==> flow/design.v <==
module B2BCD_IP #(parameter WIDTH = 4, parameter DIGIT = 2)(
    Binary_code,
    BCD_code
);
input  [WIDTH-1: 0]   Binary_code;
output [4*DIGIT-1: 0]    BCD_code;
wire [4*DIGIT-1: 0] shift_result [2:WIDTH-1];
wire [4*DIGIT-1: 0]   add_result [2:WIDTH-2];
genvar i, j;
generate
    for(i=2; i<WIDTH; i=i+1)begin : loop_shift
        if(i==2)begin
            assign shift_result[i] = {{(4*DIGIT-3){1'b0}}, Binary_code[WIDTH-1 : WIDTH-3]};
        end
        else begin
            assign shift_result[i] = {add_result[i-1][4*DIGIT-2: 0], Binary_code[WIDTH-i-1]};
        end   
    end
    for(i=2; i<WIDTH-1; i=i+1)begin : loop_add1
        for(j=0; j<DIGIT; j=j+1)begin
            assign add_result[i][4*j+3:4*j] = (shift_result[i][4*j+3:4*j] > 4)? shift_result[i][4*j+3:4*j] + 3 : shift_result[i][4*j+3:4*j]; 
        end      
    end
endgenerate
assign BCD_code = shift_result[WIDTH-1];
endmodule
module UT_TOP (
    clk, 
    rst_n, 
    in_valid, 
    in_time,
    out_valid, 
    out_display, 
    out_day
);
input        clk, rst_n, in_valid;
input [30:0] in_time;
output reg       out_valid;
output reg [3:0] out_display;
output reg [2:0] out_day;
reg  [3:0]  current_state, next_state;
parameter IDLE       = 4'd0  ;
parameter INPUT      = 4'd1  ;
parameter CAL_16YEAR = 4'd2  ;
parameter CAL_4YEAR  = 4'd3  ;
parameter CAL_YEAR   = 4'd4  ;
parameter CAL_MONTH  = 4'd5  ;
parameter CAL_DAY    = 4'd6  ;
parameter CAL_4HOUR  = 4'd7  ;
parameter CAL_HOUR   = 4'd8  ;
parameter CAL_15MIN  = 4'd9  ;
parameter CAL_MIN    = 4'd10 ;
parameter CAL_SEC    = 4'd11 ;
parameter OUT        = 4'd12 ;
parameter time_16years      = 31'd504921600;   
parameter time_4years       = 31'd126230400;   
parameter time_common_years = 31'd31536000;    
parameter time_leap_years   = 31'd31622400;    
parameter time_odd_month    = 31'd2678400;     
parameter time_even_month   = 31'd2592000;     
parameter time_leap_month   = 31'd2505600;     
parameter time_com_month    = 31'd2419200;     
parameter time_day          = 31'd86400;       
parameter time_4hour        = 31'd14400;       
parameter time_hour         = 31'd3600;        
parameter time_15minute     = 31'd900;         
parameter time_minute       = 31'd60;          
reg [3:0] counter;
reg [30:0] in_time_reg;
reg leap;
reg [10:0] year;
reg [3:0]  month;
reg [4:0]  day;
reg [4:0]  hour;
reg [5:0]  minute;
reg [5:0]  second;
wire [10:0] temp_year;
wire [3:0]  temp_month;
wire [2:0]  week;
reg  [10:0] Binary_code;
wire [15:0] BCD_code;
assign temp_year =  (month < 3)? year-1 : year;
assign temp_month = (month < 3)? month + 12 : month;
assign week = (day + 2*temp_month + 3*(temp_month + 1)/5 + temp_year + temp_year/4 - temp_year/100 + temp_year/400 + 1) % 7;
B2BCD_IP #(11, 4) I_B2BCD_IP ( .Binary_code(Binary_code), .BCD_code(BCD_code) );
always @(*)begin
    case (counter)
        0 : Binary_code = year; 
        1 : Binary_code = year;
        2 : Binary_code = year;
        3 : Binary_code = year;
        4 : Binary_code = {7'b0, month};
        5 : Binary_code = {7'b0, month};
        6 : Binary_code = {6'b0, day};
        7 : Binary_code = {6'b0, day};
        8 : Binary_code = {6'b0, hour};
        9 : Binary_code = {6'b0, hour};
        10: Binary_code = {5'b0, minute};
        11: Binary_code = {5'b0, minute};
        12: Binary_code = {5'b0, second};
        13: Binary_code = {5'b0, second};  
        default: Binary_code = year;
    endcase
end
always @(*) begin
    leap = (year[1:0] == 2'b00)? 1: 0;
end
always @(posedge clk or negedge rst_n) begin
    if(!rst_n)begin
        in_time_reg <= 0;
    end
    else if(in_valid)begin
        in_time_reg <= in_time;
    end
    else if(next_state == CAL_16YEAR)begin
        in_time_reg <= (in_time_reg < time_16years)? in_time_reg : in_time_reg - time_16years;
    end
    else if(next_state == CAL_4YEAR)begin
        in_time_reg <= (in_time_reg < time_4years)? in_time_reg : in_time_reg - time_4years;
    end
    else if(next_state == CAL_YEAR)begin
        if(leap)
            in_time_reg <= (in_time_reg < time_leap_years)? in_time_reg : in_time_reg - time_leap_years;
        else
            in_time_reg <= (in_time_reg < time_common_years)? in_time_reg : in_time_reg - time_common_years;
    end
    else if(next_state == CAL_MONTH)begin
        if(month == 2 && leap) 
            in_time_reg <= (in_time_reg < time_leap_month)? in_time_reg: in_time_reg - time_leap_month;
        else if(month == 2 && !leap) 
            in_time_reg <= (in_time_reg < time_com_month)? in_time_reg: in_time_reg - time_com_month;
        else if(month == 1 || month == 3 || month == 5  || month == 7 || month == 8 || month == 10 || month == 12) 
            in_time_reg <= (in_time_reg < time_odd_month)? in_time_reg: in_time_reg - time_odd_month;
        else 
            in_time_reg <= (in_time_reg < time_even_month)? in_time_reg: in_time_reg - time_even_month;
    end
    else if(next_state == CAL_DAY)begin
        in_time_reg <= (in_time_reg < time_day)? in_time_reg: in_time_reg - time_day;
    end
    else if(next_state == CAL_4HOUR)begin
        in_time_reg <= (in_time_reg < time_4hour)? in_time_reg: in_time_reg - time_4hour;
    end
    else if(next_state == CAL_HOUR)begin
        in_time_reg <= (in_time_reg < time_hour)? in_time_reg: in_time_reg - time_hour;
    end
    else if(next_state == CAL_15MIN)begin
        in_time_reg <= (in_time_reg < time_15minute)? in_time_reg: in_time_reg - time_15minute;
    end
    else if(next_state == CAL_MIN)begin
        in_time_reg <= (in_time_reg < time_minute)? in_time_reg: in_time_reg - time_minute;
    end
end
always @(posedge clk or negedge rst_n) begin
    if(!rst_n)begin
        year <= 'd1970;
    end
    else if(next_state == CAL_16YEAR)begin
        year <= (in_time_reg < time_16years)? year: year + 'd16;
    end
    else if(next_state == CAL_4YEAR)begin
        year <= (in_time_reg < time_4years)? year: year + 'd4;
    end
    else if(next_state == CAL_YEAR)begin
        if(leap)
            year <= (in_time_reg < time_leap_years)? year: year + 'd1;
        else
            year <= (in_time_reg < time_common_years)? year: year + 'd1;
    end
    else if(next_state == IDLE)begin
        year <= 'd1970;
    end
end
always @(posedge clk or negedge rst_n) begin
    if(!rst_n)begin
        month <= 'd1;
    end
    else if(next_state == CAL_MONTH)begin
        if(month == 2 && leap) 
            month <= (in_time_reg < time_leap_month)? month: month + 'd1;
        else if(month == 2 && !leap) 
            month <= (in_time_reg < time_com_month)? month: month + 'd1;
        else if(month == 1 || month == 3 || month == 5  || month == 7 || month == 8 || month == 10 || month == 12)
            month <= (in_time_reg < time_odd_month)? month: month + 'd1;
        else 
            month <= (in_time_reg < time_even_month)? month: month + 'd1;
    end
    else if(next_state == IDLE)begin
        month <= 'd1;
    end
end
always @(posedge clk or negedge rst_n) begin
    if(!rst_n)begin
        day <= 'd1;
    end
    else if(next_state == CAL_DAY)begin
        day <= (in_time_reg < time_day)? day : day + 'd1;
    end
    else if(next_state == IDLE)begin
        day <= 'd1;
    end
end
always @(posedge clk or negedge rst_n) begin
    if(!rst_n)begin
        hour <= 'd0;
    end
    else if(next_state == CAL_4HOUR)begin
        hour <= (in_time_reg < time_4hour)? hour : hour + 'd4;
    end
    else if(next_state == CAL_HOUR)begin
        hour <= (in_time_reg < time_hour)? hour : hour + 'd1;
    end
    else if(next_state == IDLE)begin
        hour <= 'd0;
    end
end
always @(posedge clk or negedge rst_n) begin
    if(!rst_n)begin
        minute <= 'd0;
    end
    else if(next_state == CAL_15MIN)begin
        minute <= (in_time_reg < time_15minute)? minute : minute + 'd15;
    end
    else if(next_state == CAL_MIN)begin
        minute <= (in_time_reg < time_minute)? minute : minute + 'd1;
    end
    else if(next_state == IDLE)begin
        minute <= 'd0;
    end
end
always @(*)begin
    second = in_time_reg[5:0];
end
always @(posedge clk or negedge rst_n) begin
    if(!rst_n)begin
        counter <= 'd0;
    end
    else if(next_state == OUT)begin
        counter <= counter + 1;
    end
    else if(next_state == IDLE)begin
        counter <= 'd0;
    end
end
always@(posedge clk or negedge rst_n)begin
    if(!rst_n)begin
        current_state <= IDLE;
    end
    else begin
        current_state <= next_state;
    end
end
always@(*)begin
    if(!rst_n)
        next_state = IDLE ;
    else begin
        case(current_state)
        IDLE:
            next_state = (!in_valid)? IDLE : INPUT;
        INPUT:
            next_state = CAL_16YEAR;
        CAL_16YEAR:
            next_state = (in_time_reg < time_16years)? CAL_4YEAR : CAL_16YEAR;
        CAL_4YEAR:
            next_state = (in_time_reg < time_4years)? CAL_YEAR : CAL_4YEAR;
        CAL_YEAR:begin
            if(leap) 
                next_state = (in_time_reg < time_leap_years)? CAL_MONTH : CAL_YEAR;
            else 
                next_state = (in_time_reg < time_common_years)? CAL_MONTH : CAL_YEAR;
        end
        CAL_MONTH:begin
            if(month == 2 && leap) 
                next_state = (in_time_reg < time_leap_month)? CAL_DAY : CAL_MONTH;
            else if(month == 2 && !leap) 
                next_state = (in_time_reg < time_com_month)? CAL_DAY : CAL_MONTH;
            else if(month == 1 || month == 3 || month == 5  || month == 7 || month == 8 || month == 10 || month == 12) 
                next_state = (in_time_reg < time_odd_month)? CAL_DAY : CAL_MONTH;
            else 
                next_state = (in_time_reg < time_even_month)? CAL_DAY : CAL_MONTH;
        end 
        CAL_DAY:
            next_state = (in_time_reg < time_day)? CAL_4HOUR : CAL_DAY;  
        CAL_4HOUR:
            next_state = (in_time_reg < time_4hour)? CAL_HOUR : CAL_4HOUR;
        CAL_HOUR:
            next_state = (in_time_reg < time_hour)? CAL_15MIN : CAL_HOUR;
        CAL_15MIN:
            next_state = (in_time_reg < time_15minute)? CAL_MIN : CAL_15MIN;
        CAL_MIN:
            next_state = (in_time_reg < time_minute)? OUT : CAL_MIN;
        OUT:
            next_state = (counter == 14)? IDLE : OUT;
        default :
            next_state = IDLE ;
        endcase
    end
end
always @(posedge clk or negedge rst_n) begin
    if (!rst_n) out_valid <= 'd0;
    else if(next_state == OUT) out_valid <= 'd1;
	else out_valid <= 'd0; 
end
always @(posedge clk or negedge rst_n) begin
	if (!rst_n) out_display <= 'd0;
    else if(next_state == OUT)begin
        case (counter)
            0 : out_display <= BCD_code[15:12];
            1 : out_display <= BCD_code[11:8];
            2 : out_display <= BCD_code[7:4];
            3 : out_display <= BCD_code[3:0];
            4 : out_display <= BCD_code[7:4];
            5 : out_display <= BCD_code[3:0];
            6 : out_display <= BCD_code[7:4];
            7 : out_display <= BCD_code[3:0];
            8 : out_display <= BCD_code[7:4];
            9 : out_display <= BCD_code[3:0];
            10: out_display <= BCD_code[7:4];
            11: out_display <= BCD_code[3:0];
            12: out_display <= BCD_code[7:4];
            13: out_display <= BCD_code[3:0];
        endcase
    end 
	else out_display <= 'd0;
end
always @(posedge clk or negedge rst_n) begin
	if (!rst_n) out_day <= 'd0;
    else if(next_state == OUT) out_day <= week;
	else out_day <= 'd0;
end
endmodule
[From RTL to reports: UT_TOP]
The steps from the RTL of UT_TOP to its reports follow in flow order.
Line numbers count from 1 in the design file above.
Operators carry their Yosys type and port widths (W data, S select, Z words).
Library cell names are shortened.
Not given: -
Design
  top: UT_TOP
  clock input: clk
  standard-cell library: sky130hd
  library corner: tt_025C_1v80

[Word level]
Counts by Yosys on the flattened word-level netlist (proc, flatten, opt, wreduce; memories kept). Register bits leave out memories and registers merged into their read ports (data or address). Print and check cells are left out. Cells with the same type and inputs are merged into one.
Bit counts
  register bits after elaboration: 78
  bits in latches: 0
  RAM bits: 0
  memory bits (read-only): 0
  word width x clocked read ports: 0
  memories kept: 0
  input bits: 34
  output and inout port bits: 8
  elaborated cells: 333
Operators by class
  add/sub/neg operators: 59
  $mul: 1
  div/mod/pow operators: 4
  magnitude comparators: 40
  eq/ne operators: 70
  shift-type cells: 0
  multiplexer cells: 115
  bitwise operators: 0
  reduce/logical cells: 33
Operators by type and width (number)
  $mux W31: 27
  $div A11 B9 Y32 const B: 1
  $div A11 B7 Y32 const B: 1
  $mux W4: 37
  $sub A31 B22 Y31 const B: 4
  $lt A31 B22 Y1 const B: 4
  $mux W11: 10
  $div A32 B3 Y32 const B: 1
  $mod A32 B3 Y32 const B: 1
  $gt A4 B3 Y1 const B: 22
  $add A4 B2 Y4 const B: 18
  $eq A4 B4 Y1 const B: 18
  $sub A31 B25 Y31 const B: 2
  $lt A31 B25 Y1 const B: 2
  $eq A4 B3 Y1 const B: 14
  $pmux W11 S5: 1
  $pmux W4 S12: 1
  $mux W5: 8
  $add A32 B1 Y32 const B: 1
  $add A32 B11 Y32: 1
  $add A32 B32 Y32: 1
  $sub A32 B32 Y32: 1
  $add A32 B9 Y32: 1
  $eq A4 B2 Y1 const B: 8
  $add A6 B32 Y32: 1
  $sub A31 B10 Y31 const B: 1
  $lt A31 B10 Y1 const B: 1
  $sub A31 B12 Y31 const B: 1
Other operator kinds: 61; their cells: 133.

[Longest topological paths]
Yosys ltp: most cells in a row. Word level: on the elaborated netlist, between registers, memories and ports. Mapped: between sequential cells and ports; inverters and the memories' decode and read muxes count.
Depth
  word-level depth: 23
  ABC_AREA: 0
  depth in mapped cells: 77
  depth with buffers taken out: 72

[Netlist]
Source: synth_stat.txt of the flow (Yosys; design flattened, memories mapped). It holds for the ABC_AREA given above (unset counts as 0); a run with the other value may have another netlist.
Cells by type
  dfrtp_1: number 76, total area 1.9E+03 um^2
  ha_1: number 130, total area 1626.56 um^2
  nand2_1: number 245, total area 919.632 um^2
  a21oi_1: number 175, total area 875.84 um^2
  o21ai_0: number 174, total area 870.835 um^2
  nor2_1: number 202, total area 758.227 um^2
  xnor2_1: number 75, total area 656.88 um^2
  inv_1: number 125, total area 469.2 um^2
  fa_1: number 23, total area 460.442 um^2
  nand3_1: number 84, total area 420.403 um^2
  clkbuf_1: number 97, total area 364.099 um^2
  o211ai_1: number 48, total area 360.346 um^2
  mux2i_1: number 33, total area 330.317 um^2
  nor3_1: number 62, total area 310.298 um^2
  a31oi_1: number 44, total area 275.264 um^2
  dfstp_2: number 10, total area 262.752 um^2
  xor2_1: number 30, total area 262.752 um^2
  mux2_2: number 18, total area 202.694 um^2
Not listed: further types 93, cells in them 531.
Mapped netlist
  cells in the netlist: 2182
  mapped area: 15441.1 um^2
  sequential area: 2164.6 um^2
  flip-flop cells: 86
  buffer cells: 127
The figures by module come from a second, unflattened synthesis with its own total; it is not the netlist above.
Unflattened totals
  cell total of the unflattened synthesis: 2248
  area (unflattened synthesis): 16153.0 um^2
Each row is one instance without its submodules.
Modules
  UT_TOP: instances 1, cells 1934, area 13835.8 um^2, seq. area 2164.6 um^2
  B2BCD_IP: instances 1, cells 314, area 2317.2 um^2, seq. area 0.0 um^2

[Timing after synthesis]
Path of least setup slack by OpenSTA after synthesis, without wires, with an ideal clock, recovery checks aside; 20% of the period is set as input and as output delay. Where synthesis merged equal registers, the netlist keeps one of their names.
Path after synthesis
  path kind: flip-flop to flip-flop
  start: reg month[2]
  end: reg out_day[0]
  clock period: 15.0 ns
  setup time: 0.132 ns
  time at the first pin: 0.000 ns
  arrival time: 15.744 ns
  data required time: 14.868 ns
  setup slack: -0.876 ns
  delay of the path: 15.876 ns
  stages on the path: 73
  path buffers: 4
  synthesis period reached: 15.876 ns
"delay of the path" = arrival - input delay + setup time.
"stages on the path": output pins that drive a net of the path, with the launching flip-flop's if there is one; two outputs of one cell count as two.
"synthesis period reached" = period - worst setup slack (recovery checks aside). The figure is calculated, with input and output delays left at 20% of the set period.
A register here has more assigning lines than the two given.
Between the ends, after synthesis
  path through: dfrtp_1 > inv_1 > ha_1 > a21boi_1 > buf_1 > xnor2_1 > nor2_1 > xor2_1 > ha_1 > a21o_1 > a21oi_1 > clkbuf_1 > inv_1 > ha_1 > nor2_1 > a21oi_1 > a21oi_1 > nor2_1 > [37 not listed] > mux2_4 > o31a_1 > or2_1 > a211o_1 > nand2_1 > ha_1 > inv_1 > a22oi_1 > a32oi_1 > nor2_1 > o21ai_0 > o21a_1 > ha_1 > inv_1 > a41oi_1 > a32oi_1 > xor2_1 > nor2_1
  elaborated cells on any way between the ends: 40
  classes of those cells: add/sub: 9; mul: 1; div: 4; compare: 1; eq/ne: 9; mux: 8; reduce/logical: 8
Ends and longest elaborated chain, after synthesis
  start, declared: RTL line 72  | reg [3:0]  month;
  start, assigned: RTL line 179  | month <= (in_time_reg < time_leap_month)? month: month + 'd1;
  start, assigned: RTL line 181  | month <= (in_time_reg < time_com_month)? month: month + 'd1;
  end, assigned: RTL line 326  | if (!rst_n) out_day <= 'd0;
  end, assigned: RTL line 327  | else if(next_state == OUT) out_day <= week;
  end, declared: RTL line 40  | output reg [2:0] out_day;
Chain of elaborated cells between the ends: none given.

[Timing after layout]
From the final timing report of flow run A: the path of least setup slack in the routed layout; clock arrival at registers is part of the times.
Path after layout
  path kind: flip-flop to flip-flop
  start: reg month[0]
  end: reg out_day[1]
  clock period: 12.1 ns
  setup time: 0.10 ns
  time at the first pin: 0.39 ns
  arrival time: 14.60 ns
  data required time: 12.38 ns
  setup slack: -2.22 ns
  stages on the path: 72
  path buffers: 4
A register here has more assigning lines than the two given.
Between the ends, after layout
  path through: dfstp_2 > ha_4 > a21boi_4 > buf_12 > xnor2_4 > nor2_2 > xor2_2 > ha_1 > a21o_1 > a21oi_2 > xor2_2 > nor2_4 > inv_2 > ha_4 > nor2_4 > a21oi_2 > a21oi_2 > nor2_2 > [36 not listed] > a31oi_4 > o311ai_1 > a32oi_1 > and4bb_2 > a211o_1 > nand2_2 > ha_4 > inv_2 > a22oi_2 > a32oi_2 > nor2_2 > o21a_1 > ha_2 > inv_2 > a41oi_2 > a32oi_2 > or2_1 > o211a_1
  elaborated cells on any way between the ends: 40
  classes of those cells: add/sub: 9; mul: 1; div: 4; compare: 1; eq/ne: 9; mux: 8; reduce/logical: 8
Ends and longest elaborated chain, after layout
  start, declared: RTL line 72  | reg [3:0]  month;
  start, assigned: RTL line 179  | month <= (in_time_reg < time_leap_month)? month: month + 'd1;
  start, assigned: RTL line 181  | month <= (in_time_reg < time_com_month)? month: month + 'd1;
  end, assigned: RTL line 326  | if (!rst_n) out_day <= 'd0;
  end, assigned: RTL line 327  | else if(next_state == OUT) out_day <= week;
  end, declared: RTL line 40  | output reg [2:0] out_day;
Chain of elaborated cells between the ends: none given.

Appendix: measured runs

4 stored runs of UT_TOP in the flow (synthesis by Yosys, layout by OpenROAD, sky130hd cells), in arbitrary order. Constraints: input delay and output delay 20% of the set period each, output load 0.01 pF.
"worst setup path time (ns)": the worst setup path's part of the clock period (all of it between registers, 20% less for each end at a port) less its slack. A launch clock that arrives late makes it longer, a capture clock that arrives late makes it shorter.

Flow files of flow run A
==> flow/run.sh <==
#!/bin/bash
# the make line also repeats the synthesis and layout settings of config.mk as NAME=value (left out here)
make -C /OpenROAD-flow-scripts/flow DESIGN_CONFIG=/design/flow/config.mk WORK_HOME=/design/flow/orfs CLKGATE_MAP_FILE= finish
==> flow/config.mk <==
export PLATFORM = sky130hd
export DESIGN_NAME = UT_TOP
export DESIGN_NICKNAME = UT_TOP
export VERILOG_FILES = /design/flow/design.v
export SDC_FILE = /design/flow/constraint.sdc
export NUM_CORES = 4
export LEC_CHECK = 0
export CAP_MARGIN = 20
export CORE_MARGIN = 7
export CORE_UTILIZATION = 17
export MIN_ROUTING_LAYER = met2
export PLACE_DENSITY_LB_ADDON = 0.05
export SETUP_SLACK_MARGIN = -0.73
export SLEW_MARGIN = 20
==> flow/constraint.sdc <==
create_clock -name core_clock -period 12.1 [get_ports {clk}]
set_input_delay 2.4200 -clock core_clock [delete_from_list [all_inputs] [get_ports {clk}]]
set_output_delay 2.4200 -clock core_clock [all_outputs]
set_load 0.01 [all_outputs]

report of flow run A
yosys chip area after synthesis (um^2): 15441.1
finish__design__die__area: 99464.5
finish__design__instance__area__stdcell: 20912.6
finish__design__instance__utilization: 0.2323
finish__timing__setup__ws: -2.216
finish__timing__setup__tns: -6.571
finish__timing__hold__ws: 0.490
worst setup path time (ns): 14.32
worst setup path kind: flip-flop to flip-flop

Flow files of flow run B
==> flow/run.sh <==
#!/bin/bash
# the make line also repeats the synthesis and layout settings of config.mk as NAME=value (left out here)
make -C /OpenROAD-flow-scripts/flow DESIGN_CONFIG=/design/flow/config.mk WORK_HOME=/design/flow/orfs CLKGATE_MAP_FILE= finish
==> flow/config.mk <==
export PLATFORM = sky130hd
export DESIGN_NAME = UT_TOP
export DESIGN_NICKNAME = UT_TOP
export VERILOG_FILES = /design/flow/design.v
export SDC_FILE = /design/flow/constraint.sdc
export NUM_CORES = 4
export LEC_CHECK = 0
export ABC_AREA = 0
export CAP_MARGIN = 20
export CELL_PAD_IN_SITES_DETAIL_PLACEMENT = 0
export CORE_ASPECT_RATIO = 1.8
export CORE_MARGIN = 7
export CORE_UTILIZATION = 17
export CTS_CLUSTER_SIZE = 25
export GPL_ROUTABILITY_DRIVEN = 0
export HOLD_SLACK_MARGIN = 0.27
export MIN_ROUTING_LAYER = met2
export PLACE_DENSITY_LB_ADDON = 0.05
export SLEW_MARGIN = 10
==> flow/constraint.sdc <==
create_clock -name core_clock -period 19.0 [get_ports {clk}]
set_input_delay 3.8000 -clock core_clock [delete_from_list [all_inputs] [get_ports {clk}]]
set_output_delay 3.8000 -clock core_clock [all_outputs]
set_load 0.01 [all_outputs]

report of flow run B
yosys chip area after synthesis (um^2): 15441.1
finish__design__die__area: 99831.8
finish__design__instance__area__stdcell: 17870.9
finish__design__instance__utilization: 0.1982
finish__timing__setup__ws: 1.387
finish__timing__setup__tns: 0.000
finish__timing__hold__ws: 0.498
worst setup path time (ns): 17.61
worst setup path kind: flip-flop to flip-flop

Flow files of flow run C
==> flow/run.sh <==
#!/bin/bash
# the make line also repeats the synthesis and layout settings of config.mk as NAME=value (left out here)
make -C /OpenROAD-flow-scripts/flow DESIGN_CONFIG=/design/flow/config.mk WORK_HOME=/design/flow/orfs CLKGATE_MAP_FILE= finish
==> flow/config.mk <==
export PLATFORM = sky130hd
export DESIGN_NAME = UT_TOP
export DESIGN_NICKNAME = UT_TOP
export VERILOG_FILES = /design/flow/design.v
export SDC_FILE = /design/flow/constraint.sdc
export NUM_CORES = 4
export LEC_CHECK = 0
export CAP_MARGIN = 20
export CELL_PAD_IN_SITES_DETAIL_PLACEMENT = 2
export CELL_PAD_IN_SITES_GLOBAL_PLACEMENT = 2
export CORE_MARGIN = 2
export CORE_UTILIZATION = 40
export MAX_ROUTING_LAYER = met4
export SLEW_MARGIN = 20
==> flow/constraint.sdc <==
create_clock -name core_clock -period 15.0 [get_ports {clk}]
set_input_delay 3.0000 -clock core_clock [delete_from_list [all_inputs] [get_ports {clk}]]
set_output_delay 3.0000 -clock core_clock [all_outputs]
set_load 0.01 [all_outputs]

report of flow run C
yosys chip area after synthesis (um^2): 15441.1
finish__design__die__area: 40190.2
finish__design__instance__area__stdcell: 18800.5
finish__design__instance__utilization: 0.4968
finish__timing__setup__ws: -1.016
finish__timing__setup__tns: -2.984
finish__timing__hold__ws: 0.508
worst setup path time (ns): 16.02
worst setup path kind: flip-flop to flip-flop

Flow files of flow run D
==> flow/run.sh <==
#!/bin/bash
# the make line also repeats the synthesis and layout settings of config.mk as NAME=value (left out here)
make -C /OpenROAD-flow-scripts/flow DESIGN_CONFIG=/design/flow/config.mk WORK_HOME=/design/flow/orfs CLKGATE_MAP_FILE= finish
==> flow/config.mk <==
export PLATFORM = sky130hd
export DESIGN_NAME = UT_TOP
export DESIGN_NICKNAME = UT_TOP
export VERILOG_FILES = /design/flow/design.v
export SDC_FILE = /design/flow/constraint.sdc
export NUM_CORES = 4
export LEC_CHECK = 0
export CAP_MARGIN = 20
export CELL_PAD_IN_SITES_DETAIL_PLACEMENT = 1
export CELL_PAD_IN_SITES_GLOBAL_PLACEMENT = 1
export CORE_MARGIN = 3
export CORE_UTILIZATION = 18
export CTS_CLUSTER_DIAMETER = 191
export CTS_CLUSTER_SIZE = 82
export GPL_ROUTABILITY_DRIVEN = 1
export GPL_TIMING_DRIVEN = 0
export MAX_ROUTING_LAYER = met4
export PLACE_DENSITY = 0.63
export SETUP_SLACK_MARGIN = 0.24
export SLEW_MARGIN = 20
==> flow/constraint.sdc <==
create_clock -name core_clock -period 12.2 [get_ports {clk}]
set_input_delay 2.4400 -clock core_clock [delete_from_list [all_inputs] [get_ports {clk}]]
set_output_delay 2.4400 -clock core_clock [all_outputs]
set_load 0.01 [all_outputs]

report of flow run D
yosys chip area after synthesis (um^2): 15441.1
finish__design__die__area: 89335.2
finish__design__instance__area__stdcell: 19879.1
finish__design__instance__utilization: 0.2357
finish__timing__setup__ws: -2.740
finish__timing__setup__tns: -8.028
finish__timing__hold__ws: 0.518
worst setup path time (ns): 14.94
worst setup path kind: flip-flop to flip-flop
